==> flow/design.v <==
`timescale 1ns / 1ps
module PCPU(
	input clock,
	input enable,
	input reset,
	input start,
	input [15:0] d_datain,
	input [15:0] i_datain,
	input [3:0] select_y,
	output wire [7:0] d_addr,
	output wire [15:0] d_dataout,
	output wire d_we,
	output wire [7:0] i_addr,
	output reg [15:0] y
);
reg state,next_state;
reg [7:0] pc;
reg [15:0] id_ir,ex_ir,mem_ir,wb_ir;
reg [15:0] reg_A, reg_B, reg_C, reg_C1, smdr, smdr1, ALUo; 
reg dw, zf, nf, cf, cin;
reg [15:0] gr[0:7];
assign d_dataout = smdr1;
assign d_we = dw;
assign d_addr = reg_C[7:0];
assign i_addr = pc;
always @(posedge clock or negedge reset)
	begin
		if (!reset)
			state <= 1'b0;
		else
			state <= next_state;
	end
always @(*)
	begin
		case (state)
			1'b0 : 
				if ((enable == 1'b1) && (start == 1'b1))  
					next_state <= 1'b1;
				else	
					next_state <= 1'b0;
			1'b1 :
				if ((enable == 1'b0) || (wb_ir[15:11] == 5'b00001)) 
					next_state <= 1'b0;
				else
					next_state <= 1'b1;
		endcase
	end
always @(posedge clock or negedge reset)
	begin
		if (!reset)
			begin
				id_ir <= 16'b0000_0000_0000_0000;
				pc <= 8'b0000_0000;
			end
		else if (state ==1'b1)
			begin	
            if((ex_ir[15:11] == 5'b11010 && zf == 1'b1) || (ex_ir[15:11] == 5'b11100 && nf == 1'b1)
				    ||(ex_ir[15:11] == 5'b11011 && zf == 1'b0) || (ex_ir[15:11] == 5'b11101 && nf == 1'b0)
					 ||(ex_ir[15:11] == 5'b11110 && cin == 1'b1) || (ex_ir[15:11] == 5'b11111 && cin == 1'b0)
					 || ex_ir[15:11] == 5'b11001)
					begin
					   pc <= ALUo[7:0];
					   id_ir <= 16'b0; 
				   end
				else if(id_ir[15:11] == 5'b11000)
				   begin
                  pc <= id_ir[7:0];	 
					   id_ir <= 16'b0;
               end
				else if(id_ir[15:11] == 5'b00001)  
					begin 
					   pc <= pc; 
					   id_ir <= id_ir; 
					end		
				else if((id_ir[15:11] == 5'b00010)&&(i_datain[15:11]!=5'b11000)&&(i_datain[15:11]!=5'b00000)&&(i_datain[15:11]!=5'b00001)) 
		         begin
		           if((id_ir[10:8]==i_datain[2:0])&&((i_datain[15:11]==5'b01000)||(i_datain[15:11]==5'b10001)
					   ||(i_datain[15:11]==5'b01010)||(i_datain[15:11]==5'b10010)||(i_datain[15:11]==5'b01100)||(i_datain[15:11]==5'b01101)
						||(i_datain[15:11]==5'b01110)||(i_datain[15:11]==5'b01111)))
			           begin
			             pc <= pc;
			             id_ir <= 16'b0;
			           end
			        else if((id_ir[10:8]==i_datain[6:4])&&((i_datain[15:11]==5'b00010)||(i_datain[15:11]==5'b00011)||(i_datain[15:11]==5'b01000)
				      ||(i_datain[15:11]==5'b10001)||(i_datain[15:11]==5'b01010)||(i_datain[15:11]==5'b10010)||(i_datain[15:11]==5'b01101)
						||(i_datain[15:11]==5'b01110)||(i_datain[15:11]==5'b01111)||(i_datain[15:11]==5'b01100)||(i_datain[15:11]==5'b00100)
						||(i_datain[15:11]==5'b00110)||(i_datain[15:11]==5'b00101)||(i_datain[15:11]==5'b00111)))
			           begin
			             pc <= pc;
			             id_ir <= 16'b0;
			           end
		           else if((id_ir[10:8]==i_datain[10:8])&&((i_datain[15:11]==5'b00011)||(i_datain[15:11]==5'b10000)
				      ||(i_datain[15:11]==5'b01011)||(i_datain[15:11]==5'b11001)||(i_datain[15:11]==5'b11010)||(i_datain[15:11]==5'b11011)
					   ||(i_datain[15:11]==5'b11100)||(i_datain[15:11]==5'b11101)||(i_datain[15:11]==5'b11110)||(i_datain[15:11]==5'b11111)||(i_datain[15:11]==5'b01001)))
			           begin
			             pc <= pc;
			             id_ir <= 16'b0;
			           end
					  else
					     begin
						    pc <= pc + 1'b1;
			             id_ir <= i_datain;
						  end
				   end
				else
				   begin
					   pc <= pc + 1'b1;
					   id_ir <= i_datain;
					end
			end
         else if(state==1'b0)
				begin
				   id_ir <= id_ir;
					pc <= pc;
				end			
	end
always @(posedge clock or negedge reset)
	begin
		if (!reset)
			begin
				ex_ir <= 16'b0000_0000_0000_0000;
				reg_A <= 16'b0000_0000_0000_0000;
				reg_B <= 16'b0000_0000_0000_0000; 
				smdr <= 16'b0000_0000_0000_0000;
			end
		else if(state == 1'b1 && ((ex_ir[15:11]==5'b11010 && zf==1'b1) ||(ex_ir[15:11]==5'b11011 && zf==1'b0) 
		      ||(ex_ir[15:11]==5'b11100 && nf==1'b1) || (ex_ir[15:11]==5'b11101 && nf==1'b0) ||(ex_ir[15:11]==5'b11110 && cin==1'b1)
            ||(ex_ir[15:11]==5'b11111 && cin==1'b0) || ex_ir[15:11]==5'b11001))
              ex_ir <= 16'b0;
      else if (state == 1'b1)
			begin
				ex_ir <= id_ir;
				if ((id_ir[15:11] == 5'b11010) || (id_ir[15:11] == 5'b11011) || (id_ir[15:11] == 5'b11100) || (id_ir[15:11] == 5'b11101) 
				  || (id_ir[15:11] == 5'b11110) || (id_ir[15:11] == 5'b11111) || (id_ir[15:11] == 5'b10000) || (id_ir[15:11] == 5'b01001) 
				  || (id_ir[15:11] == 5'b01011) || (id_ir[15:11] == 5'b11001)) 
				  begin
				   if(id_ir[10:8]==ex_ir[10:8]&&(ex_ir[15:11] == 5'b01000 || ex_ir[15:11] == 5'b10000 || ex_ir[15:11] == 5'b01001 || ex_ir[15:11] == 5'b01010
						  || ex_ir[15:11] == 5'b01011 || ex_ir[15:11] == 5'b10001 || ex_ir[15:11] == 5'b10010 || ex_ir[15:11] == 5'b01101 
						  || ex_ir[15:11] == 5'b01110 || ex_ir[15:11] == 5'b01111 || ex_ir[15:11] == 5'b00100 || ex_ir[15:11] == 5'b00110
						  || ex_ir[15:11] == 5'b00101 || ex_ir[15:11] == 5'b00111 ))
					   reg_A <= ALUo; 
					else if(id_ir[10:8] == mem_ir[10:8]&&(mem_ir[15:11] == 5'b01000 || mem_ir[15:11] == 5'b10000 || mem_ir[15:11] == 5'b01001 
						    || mem_ir[15:11] == 5'b01010 || mem_ir[15:11] == 5'b01011 || mem_ir[15:11] == 5'b10001 
							 || mem_ir[15:11] == 5'b10010 || mem_ir[15:11] == 5'b01101 || mem_ir[15:11] == 5'b01110 || mem_ir[15:11] == 5'b01111 
							 || mem_ir[15:11] == 5'b00100 || mem_ir[15:11] == 5'b00110 || mem_ir[15:11] == 5'b00101 || mem_ir[15:11] == 5'b00111 
							 || mem_ir[15:11] == 5'b00010))
						     begin
							     if(mem_ir[15:11]==5'b00010)   
		                       reg_A <= d_datain;
		                    else
	                          reg_A <= reg_C;  
                       end
               else if(wb_ir[10:8] == id_ir[10:8]&&(wb_ir[15:11] == 5'b01000 || wb_ir[15:11] == 5'b10000 || wb_ir[15:11] == 5'b01001 || wb_ir[15:11] == 5'b01010
						    || wb_ir[15:11] == 5'b01011 || wb_ir[15:11] == 5'b10001 || wb_ir[15:11] == 5'b10010 || wb_ir[15:11] == 5'b01101 
						    || wb_ir[15:11] == 5'b01110 || wb_ir[15:11] == 5'b01111 || wb_ir[15:11] == 5'b00100 || wb_ir[15:11] == 5'b00110
						    || wb_ir[15:11] == 5'b00101 || wb_ir[15:11] == 5'b00111 || wb_ir[15:11] == 5'b00010 ))
                       reg_A <= reg_C1;					
					else
					   reg_A <= gr[(id_ir[10:8])]; 
				  end
				else if(id_ir[15:11] == 5'b00010 || id_ir[15:11] == 5'b00011 || id_ir[15:11] == 5'b01000 || id_ir[15:11] == 5'b01010 
				        || id_ir[15:11] == 5'b10001 || id_ir[15:11] == 5'b10010 || id_ir[15:11] == 5'b01100 || id_ir[15:11] == 5'b01101 
						  || id_ir[15:11] == 5'b01110 || id_ir[15:11] == 5'b01111 || id_ir[15:11] == 5'b00100 || id_ir[15:11] == 5'b00110 
						  || id_ir[15:11] == 5'b00101 || id_ir[15:11] == 5'b00111) 
				    begin
					   if( (ex_ir[15:11] == 5'b01000 || ex_ir[15:11] == 5'b10000 || ex_ir[15:11] == 5'b01001 || ex_ir[15:11] == 5'b01010
						  || ex_ir[15:11] == 5'b01011 || ex_ir[15:11] == 5'b10001 || ex_ir[15:11] == 5'b10010 || ex_ir[15:11] == 5'b01101 
						  || ex_ir[15:11] == 5'b01110 || ex_ir[15:11] == 5'b01111 || ex_ir[15:11] == 5'b00100 || ex_ir[15:11] == 5'b00110
						  || ex_ir[15:11] == 5'b00101 || ex_ir[15:11] == 5'b00111 )&& ex_ir[10:8] == id_ir[6:4])
						    reg_A <= ALUo;
						else if( (mem_ir[15:11] == 5'b01000 || mem_ir[15:11] == 5'b10000 || mem_ir[15:11] == 5'b01001 
						      || mem_ir[15:11] == 5'b01010 || mem_ir[15:11] == 5'b01011 || mem_ir[15:11] == 5'b10001 
							   || mem_ir[15:11] == 5'b10010 || mem_ir[15:11] == 5'b01101 || mem_ir[15:11] == 5'b01110 || mem_ir[15:11] == 5'b01111 
							   || mem_ir[15:11] == 5'b00100 || mem_ir[15:11] == 5'b00110 || mem_ir[15:11] == 5'b00101 || mem_ir[15:11] == 5'b00111 
							   || mem_ir[15:11] == 5'b00010)&& mem_ir[10:8] == id_ir[6:4])
							     if(mem_ir[15:11]==5'b00010)
	                          reg_A <= d_datain;
	                       else
							        reg_A <= reg_C;
						else if( (wb_ir[15:11] == 5'b01000 || wb_ir[15:11] == 5'b10000 || wb_ir[15:11] == 5'b01001 || wb_ir[15:11] == 5'b01010
						    || wb_ir[15:11] == 5'b01011 || wb_ir[15:11] == 5'b10001 || wb_ir[15:11] == 5'b10010 || wb_ir[15:11] == 5'b01101 
						    || wb_ir[15:11] == 5'b01110 || wb_ir[15:11] == 5'b01111 || wb_ir[15:11] == 5'b00100 || wb_ir[15:11] == 5'b00110
						    || wb_ir[15:11] == 5'b00101 || wb_ir[15:11] == 5'b00111 || wb_ir[15:11] == 5'b00010 )&& wb_ir[10:8] == id_ir[6:4])
							 reg_A <= reg_C1;
						else
						    reg_A <= gr[id_ir[6:4]]; 
					 end	
			   else if((mem_ir[15:11]==5'b11010 && zf==1'b1) ||(mem_ir[15:11]==5'b11011 && zf==1'b0) 
		          ||(mem_ir[15:11]==5'b11100 && nf==1'b1) || (mem_ir[15:11]==5'b11101 && nf==1'b0) ||(mem_ir[15:11]==5'b11110 && cin==1'b1)
                ||(mem_ir[15:11]==5'b11111 && cin==1'b0) || mem_ir[15:11]==5'b11001)
                    reg_A <= 16'b0;  
				else if(id_ir[15:11] == 5'b11000)
					reg_A <= 16'b0;
				else
					reg_A <= gr[id_ir[6:4]]; 
				if (id_ir[15:11] == 5'b00010 || id_ir[15:11] == 5'b00011 || id_ir[15:11] == 5'b00100 || (id_ir[15:11] == 5'b00110) 
				  || (id_ir[15:11] == 5'b00101) || (id_ir[15:11] == 5'b00111))
					reg_B <= {12'b0000_0000_0000, id_ir[3:0]}; 
				else if ((id_ir[15:11] == 5'b11010) || (id_ir[15:11] == 5'b11011) || (id_ir[15:11] == 5'b11100) || (id_ir[15:11] == 5'b11101)
				      || (id_ir[15:11] == 5'b11110) || (id_ir[15:11] == 5'b11111)
				      || (id_ir[15:11] == 5'b01001) || (id_ir[15:11] == 5'b01011) || (id_ir[15:11] == 5'b11001))
					reg_B <= {8'b0000_0000, id_ir[7:0]}; 
				else if(id_ir[15:11] == 5'b10000)
				   reg_B <= {id_ir[7:0], 8'b0000_0000}; 
				else if(id_ir[15:11] == 5'b01000 || id_ir[15:11] == 5'b01010 || id_ir[15:11] == 5'b10001 || id_ir[15:11] == 5'b10010 
				    || id_ir[15:11] == 5'b01100 || id_ir[15:11] == 5'b01101 || id_ir[15:11] == 5'b01110 || id_ir[15:11] == 5'b01111)
				   begin
					   if( (ex_ir[15:11] == 5'b01000 || ex_ir[15:11] == 5'b10000 || ex_ir[15:11] == 5'b01001 || ex_ir[15:11] == 5'b01010
						  || ex_ir[15:11] == 5'b01011 || ex_ir[15:11] == 5'b10001 || ex_ir[15:11] == 5'b10010 || ex_ir[15:11] == 5'b01101 
						  || ex_ir[15:11] == 5'b01110 || ex_ir[15:11] == 5'b01111 || ex_ir[15:11] == 5'b00100 || ex_ir[15:11] == 5'b00110
						  || ex_ir[15:11] == 5'b00101 || ex_ir[15:11] == 5'b00111 )&& ex_ir[10:8] == id_ir[2:0])
						    reg_B <= ALUo;
						else if( (mem_ir[15:11] == 5'b01000 || mem_ir[15:11] == 5'b10000 || mem_ir[15:11] == 5'b01001 
						   || mem_ir[15:11] == 5'b00010 || mem_ir[15:11] == 5'b01010 || mem_ir[15:11] == 5'b01011 || mem_ir[15:11] == 5'b10001 
							|| mem_ir[15:11] == 5'b10010 || mem_ir[15:11] == 5'b01101 || mem_ir[15:11] == 5'b01110 || mem_ir[15:11] == 5'b01111
							|| mem_ir[15:11] == 5'b00100 || mem_ir[15:11] == 5'b00110 || mem_ir[15:11] == 5'b00101 || mem_ir[15:11] == 5'b00111 )
							&& mem_ir[10:8] == id_ir[2:0])
                      begin
		                   if(mem_ir[15:11]==5'b00010)
		                       reg_B <= d_datain;
		                   else
		                       reg_B <= reg_C;
                      end
						else if( (wb_ir[15:11] == 5'b01000 || wb_ir[15:11] == 5'b10000 || wb_ir[15:11] == 5'b01001 || wb_ir[15:11] == 5'b01010
						   || wb_ir[15:11] == 5'b01011 || wb_ir[15:11] == 5'b10001 || wb_ir[15:11] == 5'b10010 || wb_ir[15:11] == 5'b01101 
						   || wb_ir[15:11] == 5'b01110 || wb_ir[15:11] == 5'b01111 || wb_ir[15:11] == 5'b00100 || wb_ir[15:11] == 5'b00110
						   || wb_ir[15:11] == 5'b00101 || wb_ir[15:11] == 5'b00111 || wb_ir[15:11] == 5'b00010)&& wb_ir[10:8] == id_ir[2:0])
							 reg_B <= reg_C1;
						else
						    reg_B <= gr[id_ir[2:0]]; 
					 end
				else if((mem_ir[15:11]==5'b11010 && zf==1'b1) ||(mem_ir[15:11]==5'b11011 && zf==1'b0) 
		          ||(mem_ir[15:11]==5'b11100 && nf==1'b1) || (mem_ir[15:11]==5'b11101 && nf==1'b0) ||(mem_ir[15:11]==5'b11110 && cin==1'b1)
                ||(mem_ir[15:11]==5'b11111 && cin==1'b0) || mem_ir[15:11]==5'b11001)
                    reg_B <= 16'b0; 
				else if(id_ir[15:11] == 5'b11000)
				   reg_B <= 16'b0;
				else
					reg_B <= gr[id_ir[2:0]]; 
			   if (id_ir[15:11] == 5'b00011)
				   begin
					  if(id_ir[10:8] == ex_ir[10:8] && (ex_ir[15:11] == 5'b01000 || ex_ir[15:11] == 5'b10000 || ex_ir[15:11] == 5'b01001 
					     || ex_ir[15:11] == 5'b01010 || ex_ir[15:11] == 5'b01011 || ex_ir[15:11] == 5'b10001 || ex_ir[15:11] == 5'b10010 
					     || ex_ir[15:11] == 5'b01101 || ex_ir[15:11] == 5'b01110 || ex_ir[15:11] == 5'b01111 || ex_ir[15:11] == 5'b00100 
					     || ex_ir[15:11] == 5'b00110 || ex_ir[15:11] == 5'b00101 || ex_ir[15:11] == 5'b00111 ))
						   smdr <= ALUo;
					  else if(id_ir[10:8] == mem_ir[10:8] && (mem_ir[15:11] == 5'b01000 || mem_ir[15:11] == 5'b10000 
					     || mem_ir[15:11] == 5'b01001 || mem_ir[15:11] == 5'b01010 || mem_ir[15:11] == 5'b01011 || mem_ir[15:11] == 5'b10001 
						  || mem_ir[15:11] == 5'b10010 || mem_ir[15:11] == 5'b01101 || mem_ir[15:11] == 5'b01110 || mem_ir[15:11] == 5'b01111
						  || mem_ir[15:11] == 5'b00100 || mem_ir[15:11] == 5'b00110 || mem_ir[15:11] == 5'b00101 || mem_ir[15:11] == 5'b00111
						  || mem_ir[15:11] == 5'b00010))
						   begin
		                  if(mem_ir[15:11]==5'b00010)
		                      smdr <= d_datain;
		                  else
		                      smdr <= reg_C;                  
                     end
					  else if(id_ir[10:8] == wb_ir[10:8] && (wb_ir[15:11] == 5'b01000 || wb_ir[15:11] == 5'b10000 
					     || wb_ir[15:11] == 5'b00010 || wb_ir[15:11] == 5'b01001 || wb_ir[15:11] == 5'b01010 || wb_ir[15:11] == 5'b01011 
						  || wb_ir[15:11] == 5'b10001 || wb_ir[15:11] == 5'b10010 || wb_ir[15:11] == 5'b01101 || wb_ir[15:11] == 5'b01110 
						  || wb_ir[15:11] == 5'b01111 || wb_ir[15:11] == 5'b00100 || wb_ir[15:11] == 5'b00110 || wb_ir[15:11] == 5'b00101 
						  || wb_ir[15:11] == 5'b00111 ))
						   smdr <= reg_C1;
					  else
					      smdr <= gr[id_ir[10:8]];
					end
				else
				    smdr <= gr[id_ir[10:8]];
			end
   end
reg signed [15:0] reg_A1; 
always @(*)
begin
  reg_A1 <= reg_A;
end
always @(*)
	begin
	  if(ex_ir[15:11] == 5'b01000 || ex_ir[15:11] == 5'b10000 || ex_ir[15:11] == 5'b01001) 
	     {cf, ALUo} <= reg_A + reg_B;
	  else if(ex_ir[15:11] == 5'b01100 || (ex_ir[15:11] == 5'b01010) || (ex_ir[15:11] == 5'b01011))
	     {cf, ALUo} <= reg_A - reg_B;
	  else if(ex_ir[15:11] == 5'b10001)
	     {cf, ALUo} <= reg_A + reg_B + cin;
	  else if(ex_ir[15:11] == 5'b10010)
	     {cf, ALUo} <= reg_A - reg_B - cin;
     else if(ex_ir[15:11] == 5'b01101)
        {cf, ALUo} <= reg_A & reg_B; 	  
	  else if(ex_ir[15:11] == 5'b01110)
	     {cf, ALUo} <= reg_A | reg_B;
	  else if(ex_ir[15:11] == 5'b01111)
	     {cf, ALUo} <= reg_A ^ reg_B;
	  else if(ex_ir[15:11] == 5'b00100)
	     {cf, ALUo} <= reg_A << reg_B;
	  else if(ex_ir[15:11] == 5'b00110)
	     {cf, ALUo} <= reg_A >> reg_B;
	  else if(ex_ir[15:11] == 5'b00101)
	     {cf, ALUo} <= reg_A <<< reg_B;
	  else if(ex_ir[15:11] == 5'b00111)
	     {cf, ALUo} <= reg_A1 >>> reg_B;
	  else if(ex_ir[15:11] == 5'b00010 || ex_ir[15:11] == 5'b00011 
	         || ex_ir[15:11] == 5'b11100 || ex_ir[15:11] == 5'b11101 || ex_ir[15:11] == 5'b11010 || ex_ir[15:11] == 5'b11011
				|| ex_ir[15:11] == 5'b11110 || ex_ir[15:11] == 5'b11111 || ex_ir[15:11] == 5'b11001)
		  {cf, ALUo} <= reg_A + reg_B;
	  else 
	     {cf, ALUo} <= 17'b0;
	end		
always @(posedge clock or negedge reset)
	begin
		if (!reset)
			begin
				mem_ir <= 16'b0000_0000_0000_0000;
				reg_C <= 16'b0000_0000_0000_0000;
				smdr1 <= 16'b0000_0000_0000_0000;
				zf <= 1'b0;
				nf <= 1'b0;
				cin <= 1'b0;
				dw <= 1'b0;
			end	
	   else if (state == 1'b1)
			begin
				mem_ir <= ex_ir;
				reg_C <= ALUo;
				if ((ex_ir[15:11] == 5'b01000) || (ex_ir[15:11] == 5'b01100) || (ex_ir[15:11] == 5'b10000) || (ex_ir[15:11] == 5'b01001) 
				 || (ex_ir[15:11] == 5'b10001) || (ex_ir[15:11] == 5'b01010) || (ex_ir[15:11] == 5'b01011) || (ex_ir[15:11] == 5'b10010))
					begin
						if (ALUo == 16'b0000_0000_0000_0000)
							zf <= 1'b1; 
						else
							zf <= 1'b0;
						if (ALUo[15] == 1'b1) 
							nf <= 1'b1;
						else
							nf <= 1'b0;
					end
				else
				  begin
				     zf <= zf;
					  nf <= nf;
				  end
				if ((ex_ir[15:11] == 5'b01000) || (ex_ir[15:11] == 5'b10000) || (ex_ir[15:11] == 5'b01001) || (ex_ir[15:11] == 5'b10001)
				 || (ex_ir[15:11] == 5'b01010) || (ex_ir[15:11] == 5'b01011) || (ex_ir[15:11] == 5'b10010))					
					  cin <= cf;
				else
					  cin <= cin; 
				if (ex_ir[15:11] == 5'b00011)
					begin
						dw <= 1'b1; 
						smdr1 <= smdr;
					end
				else
				   begin
					   dw <= 1'b0;
						smdr1 <= 16'b0;
					end
			end
   end	  
always @(posedge clock or negedge reset)
	begin
		if (!reset)
			begin
				wb_ir <= 16'b0000_0000_0000_0000;
				reg_C1 <= 16'b0000_0000_0000_0000;
			end	
		else if (state == 1'b1)
			begin
				wb_ir <= mem_ir;
				if (mem_ir[15:11] == 5'b00010)
						reg_C1 <= d_datain;
				else
						reg_C1 <= reg_C;
			end
   end		
always @(posedge clock or negedge reset)
	begin
		if (!reset)
			begin
				gr[7] <= 16'b0000_0000_0000_0000;
				gr[6] <= 16'b0000_0000_0000_0000;
				gr[5] <= 16'b0000_0000_0000_0000;
				gr[4] <= 16'b0000_0000_0000_0000;
				gr[3] <= 16'b0000_0000_0000_0000;
				gr[2] <= 16'b0000_0000_0000_0000;
				gr[1] <= 16'b0000_0000_0000_0000;
				gr[0] <= 16'b0000_0000_0000_0000;
			end	
		else if (state == 1'b1)
			begin
				if ((wb_ir[15:11] == 5'b00010) || (wb_ir[15:11] == 5'b01000) || (wb_ir[15:11] == 5'b10000) || (wb_ir[15:11] == 5'b01001)
				 || (wb_ir[15:11] == 5'b10001) || (wb_ir[15:11] == 5'b01010) || (wb_ir[15:11] == 5'b01011) || (wb_ir[15:11] == 5'b10010)
				 ||(wb_ir[15:11] == 5'b01101) ||(wb_ir[15:11] == 5'b01110) ||(wb_ir[15:11] == 5'b01111) || (wb_ir[15:11] == 5'b00100)
				 ||(wb_ir[15:11] == 5'b00110) ||(wb_ir[15:11] == 5'b00101) || (wb_ir[15:11] == 5'b00111))
					gr[wb_ir[10:8]] <= reg_C1; 
				else
				   gr[wb_ir[10:8]] <= gr[wb_ir[10:8]];
			end
   end		
always @(*)
begin
	case(select_y)
		4'b0000: y <= pc;
		4'b0001: y <= id_ir;
		4'b0010: y <= reg_A;
		4'b0011: y <= reg_B;
		4'b0100: y <= reg_C;
		4'b0101: y <= reg_C1;
		4'b0110: y <= {15'b000000000000000,zf};
		4'b0111: y <= {15'b000000000000000,cin};
		4'b1000: y <= {15'b000000000000000,nf};
		4'b1001: y <= gr[1];
		4'b1010: y <= gr[2];
		4'b1011: y <= gr[3];
		4'b1100: y <= gr[4];
		4'b1101: y <= gr[5];
		4'b1110: y <= gr[6];
		4'b1111: y <= gr[7];
endcase
end
endmodule
==> reports on PCPU <==
Step by step through the tools: PCPU:

Module PCPU before and after one edit of its RTL, step after step.
Lines under "before" count in the file above, lines under "after" in the edited file.
"difference": "after" minus "before" as printed here. "rel. change": 100 x difference / "before".
Operators: Yosys type, input widths -> output width; for muxes data width and select width s.
The mark -- stands for no value.

* top: PCPU
* clock input: clock
* standard-cell library: sky130hd
* library corner: tt_025C_1v80

Diff:

The edit as a unified diff against the file above.
The edited RTL no longer does the same as the RTL above: the edit was made by script, with no optimisation intended.

```diff
@@ -15,5 +15,5 @@
 );
 reg state,next_state;
-reg [7:0] pc;
+reg [15:0] pc;
 reg [15:0] id_ir,ex_ir,mem_ir,wb_ir;
 reg [15:0] reg_A, reg_B, reg_C, reg_C1, smdr, smdr1, ALUo; 
```

After elaboration:

Counts by Yosys on the flattened word-level netlist (proc, flatten, opt, wreduce). Print and check cells are left out.

Storage and ports
* input bits: before 40, after 40, difference 0, rel. change 0.00%
* elaborated cells: before 541, after 541, difference 0, rel. change 0.00%
* bits in registers: before 301, after 309, difference +8, rel. change +2.66%

Cells by class
* add/subtract/negate cells: before 5, after 5, difference 0, rel. change 0.00%
* reductions and logical operators: before 237, after 237, difference 0, rel. change 0.00%
* shift operators: before 4, after 4, difference 0, rel. change 0.00%
* mux-type cells: before 88, after 88, difference 0, rel. change 0.00%
* bitwise operators: before 9, after 9, difference 0, rel. change 0.00%
* equality and inequality tests: before 174, after 174, difference 0, rel. change 0.00%

Operator list
* $mux 16: before 58, after 65, difference +7, rel. change +12.07%
* $mux 8: before 7, after 0, difference -7, rel. change -100.00%
* $add 8x1->8 const B: before 1, after 0, difference -1, rel. change -100.00%
* $add 16x1->16 const B: before 0, after 1, difference +1

Operator kinds equal on both sides are left out: 44.

Depth:

Longest topological path by Yosys (ltp), each cell counted once; first at word level (registers and memories cut), then after technology mapping (sequential cells cut; the memories' decode and read muxes count).

Depth
* depth in word-level cells: before 26, after 26, difference 0, rel. change 0.00%
* ABC_AREA: before 0, after 0
* gate-level depth with buffers: before 18, after 18, difference 0, rel. change 0.00%

After synthesis:

Source: synth_stat.txt of the flow (Yosys; design flattened, memories mapped). It holds for the ABC_AREA given above (unset counts as 0); a run with the other value may have another netlist.

Cells by type
* sky130_fd_sc_hd__mux2i_1: before 112, after 156, difference +44, rel. change +39.29%
* sky130_fd_sc_hd__clkbuf_1: before 213, after 240, difference +27, rel. change +12.68%
* sky130_fd_sc_hd__a22oi_1: before 46, after 71, difference +25, rel. change +54.35%
* sky130_fd_sc_hd__o21ai_1: before 25, after 4, difference -21, rel. change -84.00%
* sky130_fd_sc_hd__mux4_2: before 73, after 54, difference -19, rel. change -26.03%
* sky130_fd_sc_hd__a21oi_1: before 207, after 222, difference +15, rel. change +7.25%
* sky130_fd_sc_hd__nor2b_1: before 30, after 45, difference +15, rel. change +50.00%
* sky130_fd_sc_hd__buf_1: before 23, after 37, difference +14, rel. change +60.87%
* sky130_fd_sc_hd__o21ai_0: before 304, after 317, difference +13, rel. change +4.28%
* sky130_fd_sc_hd__and3_1: before 17, after 30, difference +13, rel. change +76.47%
* sky130_fd_sc_hd__buf_2: before 25, after 13, difference -12, rel. change -48.00%
* sky130_fd_sc_hd__nand2_1: before 352, after 363, difference +11, rel. change +3.12%
* sky130_fd_sc_hd__a211oi_1: before 46, after 56, difference +10, rel. change +21.74%
* sky130_fd_sc_hd__or2_2: before 10, after 20, difference +10, rel. change +100.00%
* sky130_fd_sc_hd__a221o_1: before 15, after 6, difference -9, rel. change -60.00%
* sky130_fd_sc_hd__dfrtp_1: before 277, after 285, difference +8, rel. change +2.89%
* sky130_fd_sc_hd__a22o_1: before 90, after 82, difference -8, rel. change -8.89%
* sky130_fd_sc_hd__inv_1: before 90, after 98, difference +8, rel. change +8.89%

Cell types equal on both sides are left out: 5.
The list need not be complete.

Mapped netlist
* cells in the netlist: before 3175, after 3350, difference +175, rel. change +5.51%
* mapped flip-flops: before 277, after 285, difference +8, rel. change +2.89%
* buffer cells: before 280, after 311, difference +31, rel. change +11.07%
* synthesis area (µm²): before 25728.4, after 26645.6, difference +917.2, rel. change +3.56%

Timing after synthesis:

Path of least setup slack by OpenSTA after synthesis, without wires, with an ideal clock, recovery checks aside; 20% of the period is set as input and as output delay. Where synthesis merged equal registers, the netlist keeps one of their names.

Timing after synthesis
* path type: before register -> register, after register -> register
* start point: before register reg_B[2], after register reg_B[2]
* end point: before register zf, after register zf
* delay of the path (ns): before 4.217, after 4.692, difference +0.475, rel. change +11.26%
* setup time (ns): before 0.077, after 0.092, difference +0.015
* path slack (ns): before 1.283, after 0.808, difference -0.475
* stages on the path: before 18, after 16, difference -2, rel. change -11.11%
* data arrival time (ns): before 4.140, after 4.600, difference +0.460, rel. change +11.11%
* clock period (ns): before 5.5, after 5.5, difference 0.0, rel. change 0.00%
* time at the first pin (ns): before 0.000, after 0.000, difference 0.000
* path buffers: before 4, after 2, difference -2, rel. change -50.00%
* period reached after synthesis (ns): before 4.217, after 4.692, difference +0.475, rel. change +11.26%

"delay of the path" = arrival - input delay + setup time.
"stages on the path" counts driving pins, that of a launching flip-flop among them; a cell with two outputs on the path counts twice.
"period reached after synthesis" = period - worst setup slack (recovery checks aside). The figure is calculated, with input and output delays left at 20% of the set period.
Between the ends stands the longest chain of elaborated cells between them, by number of cells; it is not shown to be the way that was timed. Of several equally long chains one is given.
A line is the first line of the expression or statement that the cell stems from. Yosys adds cells for indexed reads and writes and turns some case tables into memories.
At most two assigning lines are given for a register; there are more.

On the way, after synthesis, before:
* cells stage by stage: sky130_fd_sc_hd__dfrtp_1 > sky130_fd_sc_hd__buf_2 > sky130_fd_sc_hd__inv_2 > sky130_fd_sc_hd__buf_2 > sky130_fd_sc_hd__buf_1 > sky130_fd_sc_hd__ha_1 > sky130_fd_sc_hd__buf_6 > sky130_fd_sc_hd__a21o_1 > sky130_fd_sc_hd__a31oi_1 > sky130_fd_sc_hd__nand4_1 > sky130_fd_sc_hd__nor4_2 > sky130_fd_sc_hd__nor4b_4 > sky130_fd_sc_hd__xnor2_1 > sky130_fd_sc_hd__nor2_1 > sky130_fd_sc_hd__a2111oi_2 > sky130_fd_sc_hd__nor4b_1 > sky130_fd_sc_hd__nand4_1 > sky130_fd_sc_hd__o21ai_1
* length of the longest elaborated chain: 15
* elaborated cells between the ends (all ways): 25
* those cells by class: add/sub (4); shift (4); mux (13); logic (3); reduce/logical (1)

Ends and longest elaborated chain, after synthesis, before
* start: declaration: RTL line 19 `reg [15:0] reg_A, reg_B, reg_C, reg_C1, smdr, smdr1, ALUo;`
* start: assignment: RTL line 198 `reg_B <= {12'b0000_0000_0000, id_ir[3:0]};`
* start: assignment: RTL line 202 `reg_B <= {8'b0000_0000, id_ir[7:0]};`
* $add 16x16->17: RTL line 303 `{cf, ALUo} <= reg_A + reg_B;`
* $mux 17: RTL line 300 `else if(ex_ir[15:11] == 5'b00010 || ex_ir[15:11] == 5'b00011`
* $mux 17: RTL line 298 `else if(ex_ir[15:11] == 5'b00111)`
* $mux 17: RTL line 296 `else if(ex_ir[15:11] == 5'b00101)`
* $mux 17: RTL line 294 `else if(ex_ir[15:11] == 5'b00110)`
* $mux 17: RTL line 292 `else if(ex_ir[15:11] == 5'b00100)`
* $mux 17: RTL line 290 `else if(ex_ir[15:11] == 5'b01111)`
* $mux 17: RTL line 288 `else if(ex_ir[15:11] == 5'b01110)`
* $mux 17: RTL line 286 `else if(ex_ir[15:11] == 5'b01101)`
* $mux 17: RTL line 284 `else if(ex_ir[15:11] == 5'b10010)`
* $mux 17: RTL line 282 `else if(ex_ir[15:11] == 5'b10001)`
* $mux 17: RTL line 280 `else if(ex_ir[15:11] == 5'b01100 || (ex_ir[15:11] == 5'b01010) || (ex_ir[15:11] == 5'b01011))`
* $mux 17: RTL line 278 `if(ex_ir[15:11] == 5'b01000 || ex_ir[15:11] == 5'b10000 || ex_ir[15:11] == 5'b01001)`
* $logic_not 16->1: RTL line 326 `if (ALUo == 16'b0000_0000_0000_0000)`
* $mux 1: RTL line 326
* end: assignment: RTL line 327 `zf <= 1'b1;`
* end: assignment: RTL line 337 `zf <= zf;`
* end: declaration: RTL line 20 `reg dw, zf, nf, cf, cin;`

On the way, after synthesis, after:
* cells stage by stage: sky130_fd_sc_hd__dfrtp_1 > sky130_fd_sc_hd__buf_2 > sky130_fd_sc_hd__clkinv_1 > sky130_fd_sc_hd__buf_1 > sky130_fd_sc_hd__ha_1 > sky130_fd_sc_hd__nor2b_1 > sky130_fd_sc_hd__o211a_1 > sky130_fd_sc_hd__o311ai_0 > sky130_fd_sc_hd__nand4_1 > sky130_fd_sc_hd__o31ai_1 > sky130_fd_sc_hd__a21oi_1 > sky130_fd_sc_hd__a211oi_1 > sky130_fd_sc_hd__nor2_1 > sky130_fd_sc_hd__or4b_1 > sky130_fd_sc_hd__or4_1 > sky130_fd_sc_hd__o31ai_2
* length of the longest elaborated chain: 15
* elaborated cells between the ends (all ways): 25
* those cells by class: add/sub (4); shift (4); mux (13); logic (3); reduce/logical (1)

Ends and longest elaborated chain, after synthesis, after
* start: declaration: RTL line 19 `reg [15:0] reg_A, reg_B, reg_C, reg_C1, smdr, smdr1, ALUo;`
* start: assignment: RTL line 198 `reg_B <= {12'b0000_0000_0000, id_ir[3:0]};`
* start: assignment: RTL line 202 `reg_B <= {8'b0000_0000, id_ir[7:0]};`
* $add 16x16->17: RTL line 303 `{cf, ALUo} <= reg_A + reg_B;`
* $mux 17: RTL line 300 `else if(ex_ir[15:11] == 5'b00010 || ex_ir[15:11] == 5'b00011`
* $mux 17: RTL line 298 `else if(ex_ir[15:11] == 5'b00111)`
* $mux 17: RTL line 296 `else if(ex_ir[15:11] == 5'b00101)`
* $mux 17: RTL line 294 `else if(ex_ir[15:11] == 5'b00110)`
* $mux 17: RTL line 292 `else if(ex_ir[15:11] == 5'b00100)`
* $mux 17: RTL line 290 `else if(ex_ir[15:11] == 5'b01111)`
* $mux 17: RTL line 288 `else if(ex_ir[15:11] == 5'b01110)`
* $mux 17: RTL line 286 `else if(ex_ir[15:11] == 5'b01101)`
* $mux 17: RTL line 284 `else if(ex_ir[15:11] == 5'b10010)`
* $mux 17: RTL line 282 `else if(ex_ir[15:11] == 5'b10001)`
* $mux 17: RTL line 280 `else if(ex_ir[15:11] == 5'b01100 || (ex_ir[15:11] == 5'b01010) || (ex_ir[15:11] == 5'b01011))`
* $mux 17: RTL line 278 `if(ex_ir[15:11] == 5'b01000 || ex_ir[15:11] == 5'b10000 || ex_ir[15:11] == 5'b01001)`
* $logic_not 16->1: RTL line 326 `if (ALUo == 16'b0000_0000_0000_0000)`
* $mux 1: RTL line 326
* end: assignment: RTL line 327 `zf <= 1'b1;`
* end: assignment: RTL line 337 `zf <= zf;`
* end: declaration: RTL line 20 `reg dw, zf, nf, cf, cin;`

Worst path after layout:

From the final timing report of each run of pair A: the path of least setup slack in the routed layout; clock arrival at registers is part of the times.

Timing post-layout
* path type: before input -> output, after input -> output
* start point: before input select_y[0], after input select_y[0]
* end point: before output y[6], after output y[7]
* external input delay (ns): before 1.10, after 1.10, difference 0.00, rel. change 0.00%
* path buffers: before 4, after 3, difference -1, rel. change -25.00%
* clock period (ns): before 5.5, after 5.5, difference 0.0, rel. change 0.00%
* time at the first pin (ns): before 1.10, after 1.10, difference 0.00, rel. change 0.00%
* stages on the path: before 9, after 9, difference 0, rel. change 0.00%
* data arrival time (ns): before 4.05, after 4.10, difference +0.05, rel. change +1.23%
* output delay (ns): before 1.10, after 1.10, difference 0.00, rel. change 0.00%
* path slack (ns): before 0.35, after 0.30, difference -0.05

Between the ends stands the longest chain of elaborated cells between them, by number of cells; it is not shown to be the way that was timed. Of several equally long chains one is given.

On the way, post-layout, before:
* cells stage by stage: sky130_fd_sc_hd__clkdlybuf4s50_1 > sky130_fd_sc_hd__nand2_1 > sky130_fd_sc_hd__nor2_1 > sky130_fd_sc_hd__buf_4 > sky130_fd_sc_hd__a22o_1 > sky130_fd_sc_hd__a221oi_1 > sky130_fd_sc_hd__a31oi_1 > sky130_fd_sc_hd__buf_4 > sky130_fd_sc_hd__clkdlybuf4s50_1
* length of the longest elaborated chain: 2
* elaborated cells between the ends (all ways): 17
* RTL lines with such cells: 1
* those cells by class: eq/ne (15); mux (1); reduce/logical (1)

Ends and longest elaborated chain, post-layout, before
* start: declaration: RTL line 9 `input [3:0] select_y,`
* $eq 4x4->1: RTL line 399 `case(select_y)`
* $pmux 16 s16: RTL line 399
* end: declaration: RTL line 14 `output reg [15:0] y`

On the way, post-layout, after:
* cells stage by stage: sky130_fd_sc_hd__clkdlybuf4s50_1 > sky130_fd_sc_hd__nand2b_1 > sky130_fd_sc_hd__nor2_1 > sky130_fd_sc_hd__buf_4 > sky130_fd_sc_hd__a22o_1 > sky130_fd_sc_hd__a221oi_1 > sky130_fd_sc_hd__and3_1 > sky130_fd_sc_hd__a31oi_1 > sky130_fd_sc_hd__clkdlybuf4s50_1
* length of the longest elaborated chain: 2
* elaborated cells between the ends (all ways): 17
* RTL lines with such cells: 1
* those cells by class: eq/ne (15); mux (1); reduce/logical (1)

Ends and longest elaborated chain, post-layout, after
* start: declaration: RTL line 9 `input [3:0] select_y,`
* $eq 4x4->1: RTL line 399 `case(select_y)`
* $pmux 16 s16: RTL line 399
* end: declaration: RTL line 14 `output reg [15:0] y`

Measured runs:

Runs of the flow (Yosys, OpenROAD) on both versions; the two runs of a pair have the same settings. The constraints put input and output delay at 20% of the set period each and load the outputs with 0.01 pF.

Flow settings, pair A:
* CORE_UTILIZATION: 40
* period_ns: 5.5
* CAP_MARGIN: 20
* CORE_MARGIN: 2
* SLEW_MARGIN: 20

Final reports, pair A
* die size (µm²): before 66365.5, after 68693.8, difference +2328.3, rel. change +3.51%
* chip area after synthesis (Yosys) (µm²): before 25728.4, after 26645.6, difference +917.2, rel. change +3.56%
* setup slack of the worst path (ns): before 0.346, after 0.301, difference -0.045
* post-route utilization (%): before 45.8, after 45.5, difference -0.3
* standard-cell area after routing (µm²): before 29012.8, after 29936.2, difference +923.4, rel. change +3.18%
* total power of the final layout (µW): before 23379, after 23124, difference -255, rel. change -1.09%
* achieved clock period (ns): before 5.154, after 5.199, difference +0.045, rel. change +0.87%

Flow settings, pair B:
* CELL_PAD_IN_SITES_DETAIL_PLACEMENT: 1
* CELL_PAD_IN_SITES_GLOBAL_PLACEMENT: 1
* CORE_ASPECT_RATIO: 0.85
* CORE_UTILIZATION: 32
* CTS_CLUSTER_SIZE: 44
* GPL_ROUTABILITY_DRIVEN: 0
* GPL_TIMING_DRIVEN: 1
* HOLD_SLACK_MARGIN: 0.13
* PLACE_DENSITY_LB_ADDON: 0.03
* SETUP_SLACK_MARGIN: 0.87
* SLEW_MARGIN: 5
* period_ns: 5.14
* CAP_MARGIN: 20
* CORE_MARGIN: 2

Final reports, pair B
* die size (µm²): before 82692.9, after 85600.0, difference +2907.1, rel. change +3.52%
* chip area after synthesis (Yosys) (µm²): before 25728.4, after 26645.6, difference +917.2, rel. change +3.56%
* setup slack of the worst path (ns): before 0.806, after 0.652, difference -0.154
* post-route utilization (%): before 38.0, after 39.1, difference +1.1
* standard-cell area after routing (µm²): before 30156.4, after 32224.7, difference +2068.3, rel. change +6.86%
* total power of the final layout (µW): before 26136, after 27586, difference +1450, rel. change +5.55%
* achieved clock period (ns): before 4.334, after 4.488, difference +0.154, rel. change +3.55%

"achieved clock period" is the run's clock period less its worst setup slack. It is reckoned from that one timing run; input and output delays stay at 20% of the period that was set.
"total power of the final layout" is the tool's figure for a default switching activity; nothing was simulated.
